==> flow/design.v <==
module rad4_exact(
    input [31:0] x,
    input [10:0] y,
    output [31:0] p
    );
    wire [2:0] sign_factor;
    wire [32:0] PP_2;
    wire [32:0] PP_1;
    wire [32:0] PP_0;
    wire [2:0] tmp1;
    wire [2:0] tmp0;
    assign tmp1 = {y[10],y[10:9]}; 
    assign tmp0 = {y[1:0],1'b0};
    rad4_BE2 PP2_gen(
        .x1(tmp1),
        .y(x),
        .sign_factor(sign_factor[2]),
        .PP(PP_2)
        );
    rad4_BE2 PP1_gen(
        .x1(y[3:1]),
        .y(x),
        .sign_factor(sign_factor[1]),
        .PP(PP_1)
        );
    rad4_BE2 PP0_gen(
        .x1(tmp0),
        .y(x),
        .sign_factor(sign_factor[0]),
        .PP(PP_0)
        );
    PP_add2 Final(
        .sign_factor(sign_factor),
        .PP_2(PP_2),
        .PP_1(PP_1),
        .PP_0(PP_0),
        .p(p)
        );
endmodule
module rad4_BE2(
    input [2:0] x1,
    input [31:0] y,
    output sign_factor,
    output [32:0] PP
    );
    wire one, two, sign;
    code2 encode2_block(
        .one(one),
        .two(two),
        .sign(sign),
        .y2(x1[2]),
        .y1(x1[1]),
        .y0(x1[0])
        );
    wire [32:0] tmp1_pp; 
    assign tmp1_pp = {y[31],y};  
    wire [33:0] out1;
    assign out1[0] = sign;
    genvar i;
    generate
        for ( i = 0; i < 33; i = i+1 )
            begin : pp_rad4_first 
            product2 pp_pr(tmp1_pp[i],out1[i],one,two,sign,PP[i],out1[i+1]);
            end
    endgenerate
    assign sign_factor = sign;
endmodule
module code2(one,two,sign,y2,y1,y0);  
	input y2,y1,y0;                     
	output one,two,sign;                
	wire [1:0]k;                        
	xor x1(one,y0,y1);                  
	xor x2(k[1],y2,y1);                 
	not n1(k[0],one);                   
	and a1(two,k[0],k[1]);              
	assign sign=y2;                     
endmodule   
module product2(x1,x0,one,two,sign,p,i);
	input x1,x0,sign,one,two;
	output p,i;
	wire [1:0] k;
	xor xo1(i,x1,sign);
	and a1(k[1],i,one);
	and a0(k[0],x0,two);
	or o1(p,k[1],k[0]);
endmodule
module sgn_gen2(one,two,sign,sign_factor);
    input sign,one,two;
    output sign_factor;
    wire k;
    or o1(k,one,two);
    and a1(sign_factor,sign,k);
endmodule
module PP_add2(
    input [2:0] sign_factor,
    input [32:0] PP_2,
    input [32:0] PP_1,
    input [32:0] PP_0,
    output [31:0] p
    );
    wire [2:0] E_MSB;
    assign E_MSB[0] = ~ PP_0[32];
    assign E_MSB[1] = ~ PP_1[32];
    assign E_MSB[2] = ~ PP_2[32];
    wire [36:0] sum00_FA;
    wire [36:0] carry00_FA;
    wire [36:0] tmp001_FA;
    wire [36:0] tmp002_FA;
    wire [36:0] tmp003_FA;
    assign tmp001_FA = {E_MSB[0],{3{PP_0[32]}},PP_0};
    assign tmp002_FA = {E_MSB[1],PP_1[32],PP_1,sign_factor[2],sign_factor[0]};
    assign tmp003_FA = {PP_2[26:0],{7{sign_factor[2]}},sign_factor[2],{2{sign_factor[2]}}};
    genvar i001;
    generate
        for (i001 = 0; i001 < 37; i001 = i001 + 1)
            begin : pp_FAd200
            FAd2 pp_FAd2(tmp001_FA[i001],tmp002_FA[i001], tmp003_FA[i001], carry00_FA[i001],sum00_FA[i001]);
            end
    endgenerate
    wire [4:0] sum00_HA;
    wire [4:0] carry00_HA;
    wire [4:0] tmp001_HA;
    wire [4:0] tmp002_HA;
    assign tmp001_HA = {5{1'b1}};
    assign tmp002_HA = {PP_2[31:27]};
    genvar i002;
    generate
        for (i002 = 0; i002 < 5; i002 = i002 + 1)
            begin : pp_HAd200
            HAd2 pp_HAd2(tmp001_HA[i002],tmp002_HA[i002],carry00_HA[i002],sum00_HA[i002]);
            end
    endgenerate
    wire [41:0] tmp_sum;
    wire [41:0] tmp_add1;
    wire [41:0] tmp_add2;
    assign tmp_add1 = {sum00_HA[5:0],sum00_FA};
    assign tmp_add2 = {carry00_HA[4:0],carry00_FA,sign_factor[2]}; 
    assign tmp_sum = tmp_add1 + tmp_add2;
    assign p = tmp_sum[41:10];
endmodule
module FAd2(a,b,c,cy,sm);
	input a,b,c;
	output cy,sm;
	wire x,y,z;
	xor x1(x,a,b);
	xor x2(sm,x,c);
	and a1(y,a,b);
	and a2(z,x,c);
	or o1(cy,y,z);
endmodule 
module HAd2(a,b,cy,sm);
	input a,b;
	output cy,sm;
	xor x1(sm,a,b);
	and a1(cy,a,b);
endmodule 
module rad4_odd(
    input [31:0] x,
    input [10:0] y,
    output [31:0] p
    );
    wire [2:0] sign_factor;
    wire [32:0] PP_2;
    wire [32:0] PP_1;
    wire [32:0] PP_0;
    wire [2:0] tmp;
    assign tmp = {y[6:5],1'b0};
    rad4_BE PP2_gen(
        .x1(y[10:8]),
        .y(x),
        .sign_factor(sign_factor[2]),
        .PP(PP_2)
        );
    rad4_BE PP1_gen(
        .x1(y[4:2]),
        .y(x),
        .sign_factor(sign_factor[1]),
        .PP(PP_1)
        );
    rad4_BE PP0_gen(
        .x1(y[2:0]),
        .y(x),
        .sign_factor(sign_factor[0]),
        .PP(PP_0)
        );
    PP_add Final(
        .sign_factor(sign_factor),
        .PP_2(PP_2),
        .PP_1(PP_1),
        .PP_0(PP_0),
        .p(p)
        );
endmodule
module rad4_BE(
    input [2:0] x1,
    input [31:0] y,
    output sign_factor,
    output [32:0] PP
    );
    wire one, two, sign;
    code encode_block(
        .one(one),
        .two(two),
        .sign(sign),
        .y2(x1[2]),
        .y1(x1[1]),
        .y0(x1[0])
        );
    wire [32:0] tmp1_pp; 
    assign tmp1_pp = {y[31],y};  
    wire [33:0] out1;
    assign out1[0] = sign;
    genvar i;
    generate
        for ( i = 0; i < 33; i = i+1 )
            begin : pp_rad4_first 
            product pp_pr(tmp1_pp[i],out1[i],one,two,sign,PP[i],out1[i+1]);
            end
    endgenerate
    sgn_gen sign_gen(one,two,sign,sign_factor);
endmodule
module code(one,two,sign,y2,y1,y0);  
	input y2,y1,y0;                     
	output one,two,sign;                
	wire [1:0]k;                        
	xor x1(one,y0,y1);                  
	xor x2(k[1],y2,y1);                 
	not n1(k[0],one);                   
	and a1(two,k[0],k[1]);              
	assign sign=y2;                     
endmodule   
module product(x1,x0,one,two,sign,p,i);
	input x1,x0,sign,one,two;
	output p,i;
	wire [1:0] k;
	xor xo1(i,x1,sign);
	and a1(k[1],i,one);
	and a0(k[0],x0,two);
	or o1(p,k[1],k[0]);
endmodule
module sgn_gen(one,two,sign,sign_factor);
    input sign,one,two;
    output sign_factor;
    wire k;
    or o1(k,one,two);
    and a1(sign_factor,sign,k);
endmodule
module PP_add(
    input [2:0] sign_factor,
    input [32:0] PP_2,
    input [32:0] PP_1,
    input [32:0] PP_0,
    output [31:0] p
    );
    wire [2:0] E_MSB;
    assign E_MSB[0] = ~ PP_0[32];
    assign E_MSB[1] = ~ PP_1[32];
    assign E_MSB[2] = ~ PP_2[32];
    wire [36:0] sum00_FA;
    wire [36:0] carry00_FA;
    wire [36:0] tmp001_FA;
    wire [36:0] tmp002_FA;
    wire [36:0] tmp003_FA;
    assign tmp001_FA = {E_MSB[0],{3{PP_0[32]}},PP_0};
    assign tmp002_FA = {E_MSB[1],PP_1[32],PP_1,sign_factor[2],sign_factor[0]};
    assign tmp003_FA = {PP_2[28:0],{5{sign_factor[2]}},sign_factor[2],{2{sign_factor[2]}}};
    genvar i001;
    generate
        for (i001 = 0; i001 < 37; i001 = i001 + 1)
            begin : pp_fad00
            FAd pp_fad(tmp001_FA[i001],tmp002_FA[i001], tmp003_FA[i001], carry00_FA[i001],sum00_FA[i001]);
            end
    endgenerate
    wire [4:0] sum00_HA;
    wire [4:0] carry00_HA;
    wire [4:0] tmp001_HA;
    wire [4:0] tmp002_HA;
    assign tmp001_HA = {5{1'b1}};
    assign tmp002_HA = {PP_2[32],PP_2[32:29]};
    genvar i002;
    generate
        for (i002 = 0; i002 < 5; i002 = i002 + 1)
            begin : pp_had00
            HAd pp_had(tmp001_HA[i002],tmp002_HA[i002],carry00_HA[i002],sum00_HA[i002]);
            end
    endgenerate
    wire [41:0] tmp_sum;
    wire [41:0] tmp_add1;
    wire [41:0] tmp_add2;
    assign tmp_add1 = {sum00_HA[4:0],sum00_FA,1'b0};  
    assign tmp_add2 = {carry00_HA[3:0],carry00_FA,1'b0,1'b0};  
    assign tmp_sum = tmp_add1 + tmp_add2;
    assign p = tmp_sum[41:10];
endmodule
module FAd(a,b,c,cy,sm);
	input a,b,c;
	output cy,sm;
	wire x,y,z;
	xor x1(x,a,b);
	xor x2(sm,x,c);
	and a1(y,a,b);
	and a2(z,x,c);
	or o1(cy,y,z);
endmodule 
module HAd(a,b,cy,sm);
	input a,b;
	output cy,sm;
	xor x1(sm,a,b);
	and a1(cy,a,b);
endmodule 
module rad4_odd_trunc(
    input [31:0] x,
    input [10:0] y,
    output [31:0] p
    );
    wire [2:0] sign_factor;
    wire [32:0] PP_2;
    wire [32:0] PP_1;
    wire [32:0] PP_0;
    wire [2:0] tmp;
    assign tmp = {y[6:5],1'b0};
    rad4_BE5 PP2_gen(
        .x1(y[10:8]),
        .y(x),
        .sign_factor(sign_factor[2]),
        .PP(PP_2)
        );
    rad4_BE5 PP1_gen(
        .x1(y[8:6]),
        .y(x),
        .sign_factor(sign_factor[1]),
        .PP(PP_1)
        );
    rad4_BE5 PP0_gen(
        .x1(tmp),
        .y(x),
        .sign_factor(sign_factor[0]),
        .PP(PP_0)
        );
    PP_add5 Final(
        .sign_factor(sign_factor),
        .PP_2(PP_2),
        .PP_1(PP_1),
        .PP_0(PP_0),
        .p(p)
        );
endmodule
module rad4_BE5(
    input [2:0] x1,
    input [31:0] y,
    output sign_factor,
    output [32:0] PP
    );
    wire one, two, sign;
    code5 encode5_block(
        .one(one),
        .two(two),
        .sign(sign),
        .y2(x1[2]),
        .y1(x1[1]),
        .y0(x1[0])
        );
    wire [32:0] tmp1_pp; 
    assign tmp1_pp = {y[31],y};  
    wire [33:0] out1;
    assign out1[0] = sign;
    genvar i;
    generate
        for ( i = 0; i < 33; i = i+1 )
            begin : pp_rad4_first 
            product5 pp_pr(tmp1_pp[i],out1[i],one,two,sign,PP[i],out1[i+1]);
            end
    endgenerate
    sgn_gen5 sign_gen(one,two,sign,sign_factor);
endmodule
module code5(one,two,sign,y2,y1,y0);  
	input y2,y1,y0;                     
	output one,two,sign;                
	wire [1:0]k;                        
	xor x1(one,y0,y1);                  
	xor x2(k[1],y2,y1);                 
	not n1(k[0],one);                   
	and a1(two,k[0],k[1]);              
	assign sign=y2;                     
endmodule   
module product5(x1,x0,one,two,sign,p,i);
	input x1,x0,sign,one,two;
	output p,i;
	wire [1:0] k;
	xor xo1(i,x1,sign);
	and a1(k[1],i,one);
	and a0(k[0],x0,two);
	or o1(p,k[1],k[0]);
endmodule
module sgn_gen5(one,two,sign,sign_factor);
    input sign,one,two;
    output sign_factor;
    wire k;
    or o1(k,one,two);
    and a1(sign_factor,sign,k);
endmodule
module PP_add5(
    input [2:0] sign_factor,
    input [32:0] PP_2,
    input [32:0] PP_1,
    input [32:0] PP_0,
    output [31:0] p
    );
    wire [34:0] sum00_FA;
    wire [34:0] carry00_FA;
    wire [34:0] tmp001_FA;
    wire [34:0] tmp002_FA;
    wire [34:0] tmp003_FA;
    assign tmp001_FA = {{5{PP_0[32]}},PP_0[32:4],PP_0[2]};
    assign tmp002_FA = {{3{PP_1[32]}},PP_1[32:2],PP_1[0]};
    assign tmp003_FA = {PP_2[32],PP_2,sign_factor[1]};
    genvar i001;
    generate
        for (i001 = 0; i001 < 35; i001 = i001 + 1)
            begin : pp_FAd500
            FAd5 pp_FAd5(tmp001_FA[i001],tmp002_FA[i001], tmp003_FA[i001], carry00_FA[i001],sum00_FA[i001]);
            end
    endgenerate
    wire sum00_HA;
    wire carry00_HA;
    HAd5 pp_HAd500(PP_0[3],PP_1[1],carry00_HA,sum00_HA);
    wire sum10_FA;
    wire carry10_FA;
    FAd5 pp_FAd510(sum00_FA[1],carry00_HA,sign_factor[2],carry10_FA,sum10_FA);
    wire [32:0] sum10_HA;
    wire [32:0] carry10_HA;
    wire [32:0] tmp011_HA;
    wire [32:0] tmp012_HA;
    assign tmp011_HA = {sum00_FA[34:2]};
    assign tmp012_HA = {carry00_FA[33:1]};
    genvar i002;
    generate
        for (i002 = 0; i002 < 33; i002 = i002 + 1)
            begin : pp_HAd510
            HAd5 pp_FAd5(tmp011_HA[i002],tmp012_HA[i002], carry10_HA[i002],sum10_HA[i002]);
            end
    endgenerate
    wire [42:0] tmp_sum;
    wire [42:0] tmp_add1;
    wire [42:0] tmp_add2;
    assign tmp_add1 = {sum10_HA,sum10_FA,sum00_HA,sum00_FA[0],PP_0[1:0],5'b0};
    assign tmp_add2 = {carry10_HA[31:0],carry10_FA,1'b0,carry00_FA[0],2'b0,sign_factor[0],5'b0}; 
    assign tmp_sum = tmp_add1 + tmp_add2;
    assign p = {tmp_sum[41:10]};
endmodule
module FAd5(a,b,c,cy,sm);
	input a,b,c;
	output cy,sm;
	wire x,y,z;
	xor x1(x,a,b);
	xor x2(sm,x,c);
	and a1(y,a,b);
	and a2(z,x,c);
	or o1(cy,y,z);
endmodule 
module HAd5(a,b,cy,sm);
	input a,b;
	output cy,sm;
	xor x1(sm,a,b);
	and a1(cy,a,b);
endmodule 
module rad4_odd_trunc1(
    input [31:0] x,
    input [10:0] y,
    output [31:0] p
    );
    wire [2:0] sign_factor;
    wire [32:0] PP_2;
    wire [32:0] PP_1;
    wire [32:0] PP_0;
    wire [2:0] tmp;
    assign tmp = {y[6:5],1'b0};
    rad4_BE4 PP2_gen(
        .x1(y[10:8]),
        .y(x),
        .sign_factor(sign_factor[2]),
        .PP(PP_2)
        );
    rad4_BE4 PP1_gen(
        .x1(y[8:6]),
        .y(x),
        .sign_factor(sign_factor[1]),
        .PP(PP_1)
        );
    rad4_BE4 PP0_gen(
        .x1(tmp),
        .y(x),
        .sign_factor(sign_factor[0]),
        .PP(PP_0)
        );
    PP_add4 Final(
        .sign_factor(sign_factor),
        .PP_2(PP_2),
        .PP_1(PP_1),
        .PP_0(PP_0),
        .p(p)
        );
endmodule
module rad4_BE4(
    input [2:0] x1,
    input [31:0] y,
    output sign_factor,
    output [32:0] PP
    );
    wire one, two, sign;
    code4 encode4_block(
        .one(one),
        .two(two),
        .sign(sign),
        .y2(x1[2]),
        .y1(x1[1]),
        .y0(x1[0])
        );
    wire [32:0] tmp1_pp; 
    assign tmp1_pp = {y[31],y};  
    wire [33:0] out1;
    assign out1[0] = sign;
    genvar i;
    generate
        for ( i = 0; i < 33; i = i+1 )
            begin : pp_rad4_first 
            product4 pp_pr(tmp1_pp[i],out1[i],one,two,sign,PP[i],out1[i+1]);
            end
    endgenerate
    sgn_gen4 sign_gen(one,two,sign,sign_factor);
endmodule
module code4(one,two,sign,y2,y1,y0);  
	input y2,y1,y0;                     
	output one,two,sign;                
	wire [1:0]k;                        
	xor x1(one,y0,y1);                  
	xor x2(k[1],y2,y1);                 
	not n1(k[0],one);                   
	and a1(two,k[0],k[1]);              
	assign sign=y2;                     
endmodule   
module product4(x1,x0,one,two,sign,p,i);
	input x1,x0,sign,one,two;
	output p,i;
	wire [1:0] k;
	xor xo1(i,x1,sign);
	and a1(k[1],i,one);
	and a0(k[0],x0,two);
	or o1(p,k[1],k[0]);
endmodule
module sgn_gen4(one,two,sign,sign_factor);
    input sign,one,two;
    output sign_factor;
    wire k;
    or o1(k,one,two);
    and a1(sign_factor,sign,k);
endmodule
module PP_add4(
    input [2:0] sign_factor,
    input [32:0] PP_2,
    input [32:0] PP_1,
    input [32:0] PP_0,
    output [31:0] p
    );
    wire [34:0] sum00_FA;
    wire [34:0] carry00_FA;
    wire [34:0] tmp001_FA;
    wire [34:0] tmp002_FA;
    wire [34:0] tmp003_FA;
    assign tmp001_FA = {{5{PP_0[32]}},PP_0[32:4],PP_0[2]};
    assign tmp002_FA = {{3{PP_1[32]}},PP_1[32:2],PP_1[0]};
    assign tmp003_FA = {PP_2[32],PP_2,sign_factor[1]};
    genvar i001;
    generate
        for (i001 = 0; i001 < 35; i001 = i001 + 1)
            begin : pp_FAd400
            FAd4 pp_FAd4(tmp001_FA[i001],tmp002_FA[i001], tmp003_FA[i001], carry00_FA[i001],sum00_FA[i001]);
            end
    endgenerate
    wire sum00_HA;
    wire carry00_HA;
    HAd4 pp_HAd400(PP_0[3],PP_1[1],carry00_HA,sum00_HA);
    wire sum10_FA;
    wire carry10_FA;
    FAd4 pp_FAd410(sum00_FA[1],carry00_HA,sign_factor[2],carry10_FA,sum10_FA);
    wire [32:0] sum10_HA;
    wire [32:0] carry10_HA;
    wire [32:0] tmp011_HA;
    wire [32:0] tmp012_HA;
    assign tmp011_HA = {sum00_FA[34:2]};
    assign tmp012_HA = {carry00_FA[33:1]};
    genvar i002;
    generate
        for (i002 = 0; i002 < 33; i002 = i002 + 1)
            begin : pp_HAd410
            HAd4 pp_FAd4(tmp011_HA[i002],tmp012_HA[i002], carry10_HA[i002],sum10_HA[i002]);
            end
    endgenerate
    wire [42:0] tmp_sum;
    wire [42:0] tmp_add1;
    wire [42:0] tmp_add2;
    assign tmp_add1 = {sum10_HA,sum10_FA,sum00_HA,sum00_FA[0],PP_0[1:0],5'b0};
    assign tmp_add2 = {carry10_HA[31:0],carry10_FA,1'b0,carry00_FA[0],2'b0,sign_factor[0],5'b0}; 
    assign tmp_sum = tmp_add1 + tmp_add2;
    assign p = {tmp_sum[41:10]};
endmodule
module FAd4(a,b,c,cy,sm);
	input a,b,c;
	output cy,sm;
	wire x,y,z;
	xor x1(x,a,b);
	xor x2(sm,x,c);
	and a1(y,a,b);
	and a2(z,x,c);
	or o1(cy,y,z);
endmodule 
module HAd4(a,b,cy,sm);
	input a,b;
	output cy,sm;
	xor x1(sm,a,b);
	and a1(cy,a,b);
endmodule 
module fos_exact_v1(
    input [31:0] x_in,
    input [10:0] a1,
    input clk,
    input reset,
    output [31:0] y_out);
    wire signed [31:0] Data_feedforward;
    wire signed [31:0] Data_feedback;
    wire signed [31:0] sum0;
    reg signed  [31:0] Samples_in1; 
    reg signed  [31:0] Samples_in2; 
    reg signed  [31:0] Samples_out; 
    assign Data_feedforward = {Samples_in2}; 
    assign y_out = Samples_in1 - Data_feedforward - Data_feedback; 
    rad4_odd_trunc mult(Samples_out,a1,Data_feedback);
   always @ (posedge clk) 
   if(reset == 1) begin
         Samples_in1 <= 0; 
         Samples_in2 <= 0; 
         Samples_out <= 0; 
      end 
   else begin 
      Samples_in1 <= x_in; 
      Samples_in2 <= Samples_in1; 
      Samples_out <= y_out; 
   end 
endmodule
module fos_exact_v2(
    input [31:0] x_in,
    input [10:0] a1,
    input clk,
    input reset,
    output [31:0] y_out);
    wire signed [31:0] Data_feedforward;
    wire signed [31:0] Data_feedback;
    wire signed [31:0] sum0;
    reg signed  [31:0] Samples_in1; 
    reg signed  [31:0] Samples_in2; 
    reg signed  [31:0] Samples_out; 
    assign Data_feedforward = {Samples_in2}; 
    assign y_out = Samples_in1 - Data_feedforward - Data_feedback; 
    rad4_exact mult(Samples_out,a1,Data_feedback);
   always @ (posedge clk) 
   if(reset == 1) begin
         Samples_in1 <= 0; 
         Samples_in2 <= 0; 
         Samples_out <= 0; 
      end 
   else begin 
      Samples_in1 <= x_in; 
      Samples_in2 <= Samples_in1; 
      Samples_out <= y_out; 
   end 
endmodule
module fos_exact_v3(
    input [31:0] x_in,
    input [10:0] a1,
    input [10:0] b1,
    input clk,
    input reset,
    output [31:0] y_out);
    wire signed [31:0] Data_feedforward;
    wire signed [31:0] Data_feedback;
    wire signed [31:0] sum0;
    reg signed  [31:0] Samples_in1; 
    reg signed  [31:0] Samples_in2; 
    reg signed  [31:0] Samples_out; 
    assign y_out = Samples_in1 + Data_feedforward - Data_feedback; 
    rad4_odd_trunc1 mult(Samples_out,a1,Data_feedback);
    rad4_odd_trunc1 mult1(Samples_in2,b1,Data_feedforward);                     
   always @ (posedge clk) 
   if(reset == 1) begin
         Samples_in1 <= 0; 
         Samples_in2 <= 0; 
         Samples_out <= 0; 
      end 
   else begin 
      Samples_in1 <= x_in; 
      Samples_in2 <= Samples_in1; 
      Samples_out <= y_out; 
   end 
endmodule
module fos_exact_v4(
    input [31:0] x_in,
    input [10:0] a1,
    input clk,
    input reset,
    output [31:0] y_out);
    wire signed [31:0] Data_feedforward;
    wire signed [31:0] Data_feedback;
    wire signed [31:0] sum0;
    reg signed  [31:0] Samples_in1; 
    reg signed  [31:0] Samples_in2; 
    reg signed  [31:0] Samples_out; 
    assign y_out = Samples_in1 - Data_feedback; 
    rad4_odd mult(Samples_out,a1,Data_feedback);
   always @ (posedge clk) 
   if(reset == 1) begin
         Samples_in1 <= 0; 
         Samples_in2 <= 0; 
         Samples_out <= 0; 
      end 
   else begin 
      Samples_in1 <= x_in; 
      Samples_in2 <= Samples_in1; 
      Samples_out <= y_out; 
   end 
endmodule
`timescale 1ns / 10ps
module a_filter_approx(
    input [31:0] x_in,
    input clk,
    input [5:0] reset,
    output [31:0] y_out);
    wire [10:0] a1_1;
    wire [10:0] a1_2;
    wire [10:0] a1_3;
    wire [10:0] a1_4;
    wire [10:0] b1;
    assign a1_1 = -11'sd192;
    assign a1_2 = -11'sd1021;
    assign a1_3 = -11'sd928;
    assign a1_4 = -11'sd1010;
    assign b1 = 11'sd307;
    wire [31:0] y_1;
    wire [31:0] y_2;
    wire [31:0] y_3;
    wire [31:0] y_4;
    wire [31:0] y_5;
    fos_exact_v4 first_stage(x_in,a1_4,clk,reset[0],y_1);
    fos_exact_v3 second_stage(y_1,a1_3,b1,clk,reset[1],y_2);
    fos_exact_v2 third_stage(y_2,a1_2,clk,reset[2],y_3);
    fos_exact_v2 fourth_stage(y_3,a1_2,clk,reset[3],y_4);
    fos_exact_v1 fifth_stage(y_4,a1_1,clk,reset[4],y_5);
    fos_exact_v1 sixth_stage(y_5,a1_1,clk,reset[5],y_out);
endmodule
=== From RTL to reports: a_filter_approx ===
What the tools print for a_filter_approx, step after step.
Lines are those of the file above, counted from 1.
Operators: Yosys type, input widths -> output width; for muxes data width and select width s.
Library cell names are shortened.
Not given: --

* Design top: a_filter_approx
* Clock port: clk
* Library: sky130hd
* Library corner: tt_025C_1v80

=== Word-level counts ===
Counts by Yosys on the flattened word-level netlist (proc, flatten, opt, wreduce; memories kept). Register bits leave out memories and registers merged into their read ports (data or address); mux counts leave out enables and synchronous resets folded into registers. Print and check cells are left out. Cells with the same type and inputs are merged into one.

* Cells after elaboration: 1416
* Memory bits (writable): 0
* Input port bits: 39
* Output and inout bits: 32
* Memories: 0
* Flip-flop bits (word level): 544
* Bits in read-only memories: 0
* Clocked read ports x word width: 0
* Latch bits: 0

* Reductions and logical operators: 0
* Multipliers: 0
* Mux-type cells: 0
* Shift-type cells: 0
* Divide/modulo/power cells: 0
* Bitwise gates (word level): 1381
* Order comparisons: 0
* Eq/ne operators: 0
* Add/sub/neg operators: 18

{| class="wikitable"
|+ Operators by type and width
! kind !! count
|-
| $xor 1x1->1 || 492
|-
| $and 1x1->1 || 484
|-
| $sub 32x32->32 || 8
|-
| $not 1->1 || 250
|-
| $add 42x42->42 || 5
|-
| $or 1x1->1 || 155
|-
| $add 40x40->41 || 2
|-
| $sub 32x31->32 || 2
|-
| $add 32x32->32 || 1
|}

=== Depth ===
Longest topological path by Yosys (ltp), each cell counted once; first at word level (registers and memories cut), then after technology mapping (sequential cells cut; the memories' decode and read muxes count).

* Depth after elaboration: 8
* ABC_AREA: 0
* Gate-level depth with buffers: 31
* Gate-level depth less buffers: 31

=== Netlist ===
Source: synth_stat.txt of the flow (Yosys; design flattened, memories mapped). It holds for the ABC_AREA given above (unset counts as 0); a run with the other value may have another netlist.
Totals and module areas in this step are rounded.

{| class="wikitable"
|+ Cell types
! cell !! count !! area in all (µm²)
|-
| dfxtp_1 || 544 || 1.09E+04
|-
| ha_1 || 650 || 8132.8
|-
| fa_1 || 287 || 5745.51
|-
| inv_1 || 944 || 3.54E+03
|-
| nor2_1 || 620 || 2.33E+03
|-
| xnor2_1 || 216 || 1.89E+03
|-
| a21oi_1 || 298 || 1491.43
|-
| a21o_1 || 183 || 1.37E+03
|-
| xor2_1 || 143 || 1.25E+03
|-
| nor2b_1 || 141 || 882.096
|-
| o21ai_0 || 149 || 745.715
|-
| nand2_1 || 159 || 596.822
|-
| o21a_1 || 57 || 427.91
|-
| nand3_1 || 60 || 300.288
|-
| nor3_1 || 60 || 300.288
|-
| o21bai_1 || 39 || 292.781
|-
| nand2b_1 || 41 || 256.496
|-
| clkbuf_1 || 68 || 255.245
|}

Not listed: further types 59, cells in them 389.

* Area of sequential cells: 10890 µm²
* Buffer cells: 71
* Mapped flip-flops: 544
* Mapped area: 43760 µm²
* Cell count: 5048

The figures by module come from a second, unflattened synthesis with its own total; it is not the netlist above.

* Cells (unflattened synthesis): 6984
* Area (unflattened synthesis): 63140 µm²

Rows give one instance, submodules left out.

{| class="wikitable"
|+ By module
! module !! cells !! instances !! seq. area (µm²) !! area (µm²)
|-
| fos_exact_v1 || 610 || 2 || 1922 || 5600
|-
| fos_exact_v2 || 597 || 2 || 1922 || 5577
|-
| fos_exact_v3 || 648 || 1 || 1922 || 5679
|-
| PP_add2 || 288 || 2 || 0.0 || 2086
|-
| fos_exact_v4 || 406 || 1 || 1281 || 3536
|-
| (no name shown) || 2 || 198 || 0.0 || 17.5
|-
| (no name shown) || 2 || 198 || 0.0 || 17.5
|-
| (no name shown) || 2 || 198 || 0.0 || 17.5
|-
| PP_add4 || 195 || 2 || 0.0 || 1435
|-
| PP_add5 || 195 || 2 || 0.0 || 1435
|-
| PP_add || 249 || 1 || 0.0 || 1844
|-
| (no name shown) || 2 || 99 || 0.0 || 17.5
|-
| FAd2 || 1 || 74 || 0.0 || 20.0
|-
| FAd4 || 1 || 70 || 0.0 || 20.0
|}

Modules not listed: 22.

=== Worst setup path after synthesis ===
Source: OpenSTA report_checks on the synthesized netlist (no wires, ideal clock, input and output delay 20% of the period each), path of least setup slack; recovery checks are left aside. Register names are those of the netlist, which keeps one name where synthesis merged equal registers.

* Path type: register to output
* Start point: register sixth_stage.Samples_out[5]
* End point: output port y_out[31]
* External output delay: 2000 ps
* Launch time at the first pin: 0 ps
* Data arrival time: 5288 ps
* Clock period: 10000 ps
* Data required time: 8000 ps
* Delay of the path: 5288 ps
* Setup slack: 2712 ps
* Path buffers: 0
* Stages on the path: 26
* Period reached after synthesis: 7288 ps

"delay of the path" = arrival - input delay + setup time.
A path that ends at an output port has no setup time.
"stages on the path": output pins that drive a net of the path, with the launching flip-flop's if there is one; two outputs of one cell count as two.
"period reached after synthesis" = period - worst setup slack (recovery checks aside). The figure is calculated, with input and output delays left at 20% of the set period.
Between the ends stands the longest chain of elaborated cells between them, by number of cells; it is not shown to be the way that was timed. Of several equally long chains one is given.
A line is the first line of the expression or statement that the cell stems from. Yosys adds cells for indexed reads and writes and turns some case tables into memories.

* Cells stage by stage: dfxtp_1 > inv_1 > ha_1 > ha_1 > ha_1 > a21oi_1 > o21ai_1 > o311a_1 > o211ai_1 > a21oi_1 > a21o_1 > a21oi_1 > xnor2_1 > fa_1 > inv_1 > ha_1 > a21o_1 > a21o_1 > a21oi_1 > o21ai_0 > a41oi_1 > inv_1 > a211o_1 > o211ai_1 > a21oi_1 > xnor3_1
* Cells in the longest elaborated chain: 5
* Elaborated cells between the ends (all ways): 13
* RTL lines with such cells: 6
* Those cells by class: add/sub (2); logic (11)

{| class="wikitable"
|+ RTL lines, path post-synthesis
! element !! line !! source
|-
| from (decl) || 634 || <nowiki>reg signed  [31:0] Samples_out;</nowiki>
|-
| from (assign) || 642 || <nowiki>Samples_out <= 0;</nowiki>
|-
| from (assign) || 647 || <nowiki>Samples_out <= y_out;</nowiki>
|-
| $not 1->1 || -- ||
|-
| $xor 1x1->1 || 455 || <nowiki>xor x1(x,a,b);</nowiki>
|-
| $xor 1x1->1 || 464 || <nowiki>xor x1(sm,a,b);</nowiki>
|-
| $add 40x40->41 || 448 || <nowiki>assign tmp_sum = tmp_add1 + tmp_add2;</nowiki>
|-
| $sub 32x31->32 || 636 || <nowiki>assign y_out = Samples_in1 - Data_feedforward - Data_feedback;</nowiki>
|-
| to (decl) || 736 || <nowiki>output [31:0] y_out);</nowiki>
|}

=== Worst path after layout ===
From the final timing report of run 1: the path of least setup slack in the routed layout; clock arrival at registers is part of the times.
The path's times are printed in steps of 10 ps; the period is the one set.

* Path type: register to output
* Start point: register sixth_stage.Samples_out[9]
* End point: output port y_out[31]
* Data required time: 7480 ps
* Launch time at the first pin: 640 ps
* Setup slack: 410 ps
* Path buffers: 1
* Data arrival time: 7070 ps
* Stages on the path: 27
* Clock period: 9350 ps
* External output delay: 1870 ps

Between the ends stands the longest chain of elaborated cells between them, by number of cells; it is not shown to be the way that was timed. Of several equally long chains one is given.

* Cells stage by stage: dfxtp_1 > inv_1 > ha_1 > ha_1 > ha_1 > a21o_1 > a211oi_1 > o211ai_1 > o211ai_1 > a21oi_2 > a21o_1 > a21oi_1 > xnor2_1 > fa_1 > inv_1 > ha_1 > a21o_1 > a21o_1 > a21oi_1 > o21ai_0 > a41oi_1 > inv_1 > a211o_1 > o211ai_1 > a21oi_1 > xnor3_1 > clkdlybuf4s50_1
* Cells in the longest elaborated chain: 5
* Elaborated cells between the ends (all ways): 13
* RTL lines with such cells: 6
* Those cells by class: add/sub (2); logic (11)

{| class="wikitable"
|+ RTL lines, path post-layout
! element !! line !! source
|-
| from (decl) || 634 || <nowiki>reg signed  [31:0] Samples_out;</nowiki>
|-
| from (assign) || 642 || <nowiki>Samples_out <= 0;</nowiki>
|-
| from (assign) || 647 || <nowiki>Samples_out <= y_out;</nowiki>
|-
| $not 1->1 || -- ||
|-
| $xor 1x1->1 || 455 || <nowiki>xor x1(x,a,b);</nowiki>
|-
| $xor 1x1->1 || 464 || <nowiki>xor x1(sm,a,b);</nowiki>
|-
| $add 40x40->41 || 448 || <nowiki>assign tmp_sum = tmp_add1 + tmp_add2;</nowiki>
|-
| $sub 32x31->32 || 636 || <nowiki>assign y_out = Samples_in1 - Data_feedforward - Data_feedback;</nowiki>
|-
| to (decl) || 736 || <nowiki>output [31:0] y_out);</nowiki>
|}

Subject: flow runs of a_filter_approx

Hi,

Record of 3 stored runs of the RTL-to-layout flow on a_filter_approx, platform sky130hd. The runs are unordered. Constraints: input delay and output delay 20% of the set period each, output load 0.01 pF.
"clock period achieved" = clock period - worst setup slack. The figure is calculated, with input and output delays left at 20% of the set period.
The measured numbers are rounded.

=== Run 1 ===
{| class="wikitable"
! Setting !! Value
|-
| CORE_UTILIZATION || 43
|-
| period_ns || 9.35
|-
| CAP_MARGIN || 20
|-
| CORE_MARGIN || 2
|-
| SLEW_MARGIN || 20
|-
! Result !! Value
|-
| Worst setup slack after layout || 409 ps
|-
| Smallest hold slack || 455 ps
|-
| Synthesized cell area || 43760 µm²
|-
| Total negative setup slack || 0 ps
|-
| Die outline area || 104300 µm²
|-
| Clock period achieved || 8941 ps
|-
| Utilization in the final report || 47.4 %
|}

=== Run 2 ===
{| class="wikitable"
! Setting !! Value
|-
| CAP_MARGIN || 35
|-
| CORE_UTILIZATION || 25
|-
| CTS_CLUSTER_SIZE || 37
|-
| GPL_TIMING_DRIVEN || 0
|-
| MIN_ROUTING_LAYER || met1
|-
| PLACE_DENSITY || 0.75
|-
| period_ns || 11.9
|-
| CORE_MARGIN || 2
|-
| SLEW_MARGIN || 20
|-
! Result !! Value
|-
| Worst setup slack after layout || 2237 ps
|-
| Smallest hold slack || 432 ps
|-
| Synthesized cell area || 43760 µm²
|-
| Total negative setup slack || 0 ps
|-
| Die outline area || 178400 µm²
|-
| Clock period achieved || 9663 ps
|-
| Utilization in the final report || 28.3 %
|}

=== Run 3 ===
{| class="wikitable"
! Setting !! Value
|-
| MIN_ROUTING_LAYER || met2
|-
| period_ns || 14.5
|-
| CAP_MARGIN || 20
|-
| CORE_MARGIN || 2
|-
| CORE_UTILIZATION || 40
|-
| SLEW_MARGIN || 20
|-
! Result !! Value
|-
| Worst setup slack after layout || 4323 ps
|-
| Smallest hold slack || 452 ps
|-
| Synthesized cell area || 43760 µm²
|-
| Total negative setup slack || 0 ps
|-
| Die outline area || 112100 µm²
|-
| Clock period achieved || 10177 ps
|-
| Utilization in the final report || 44.5 %
|}

Regards
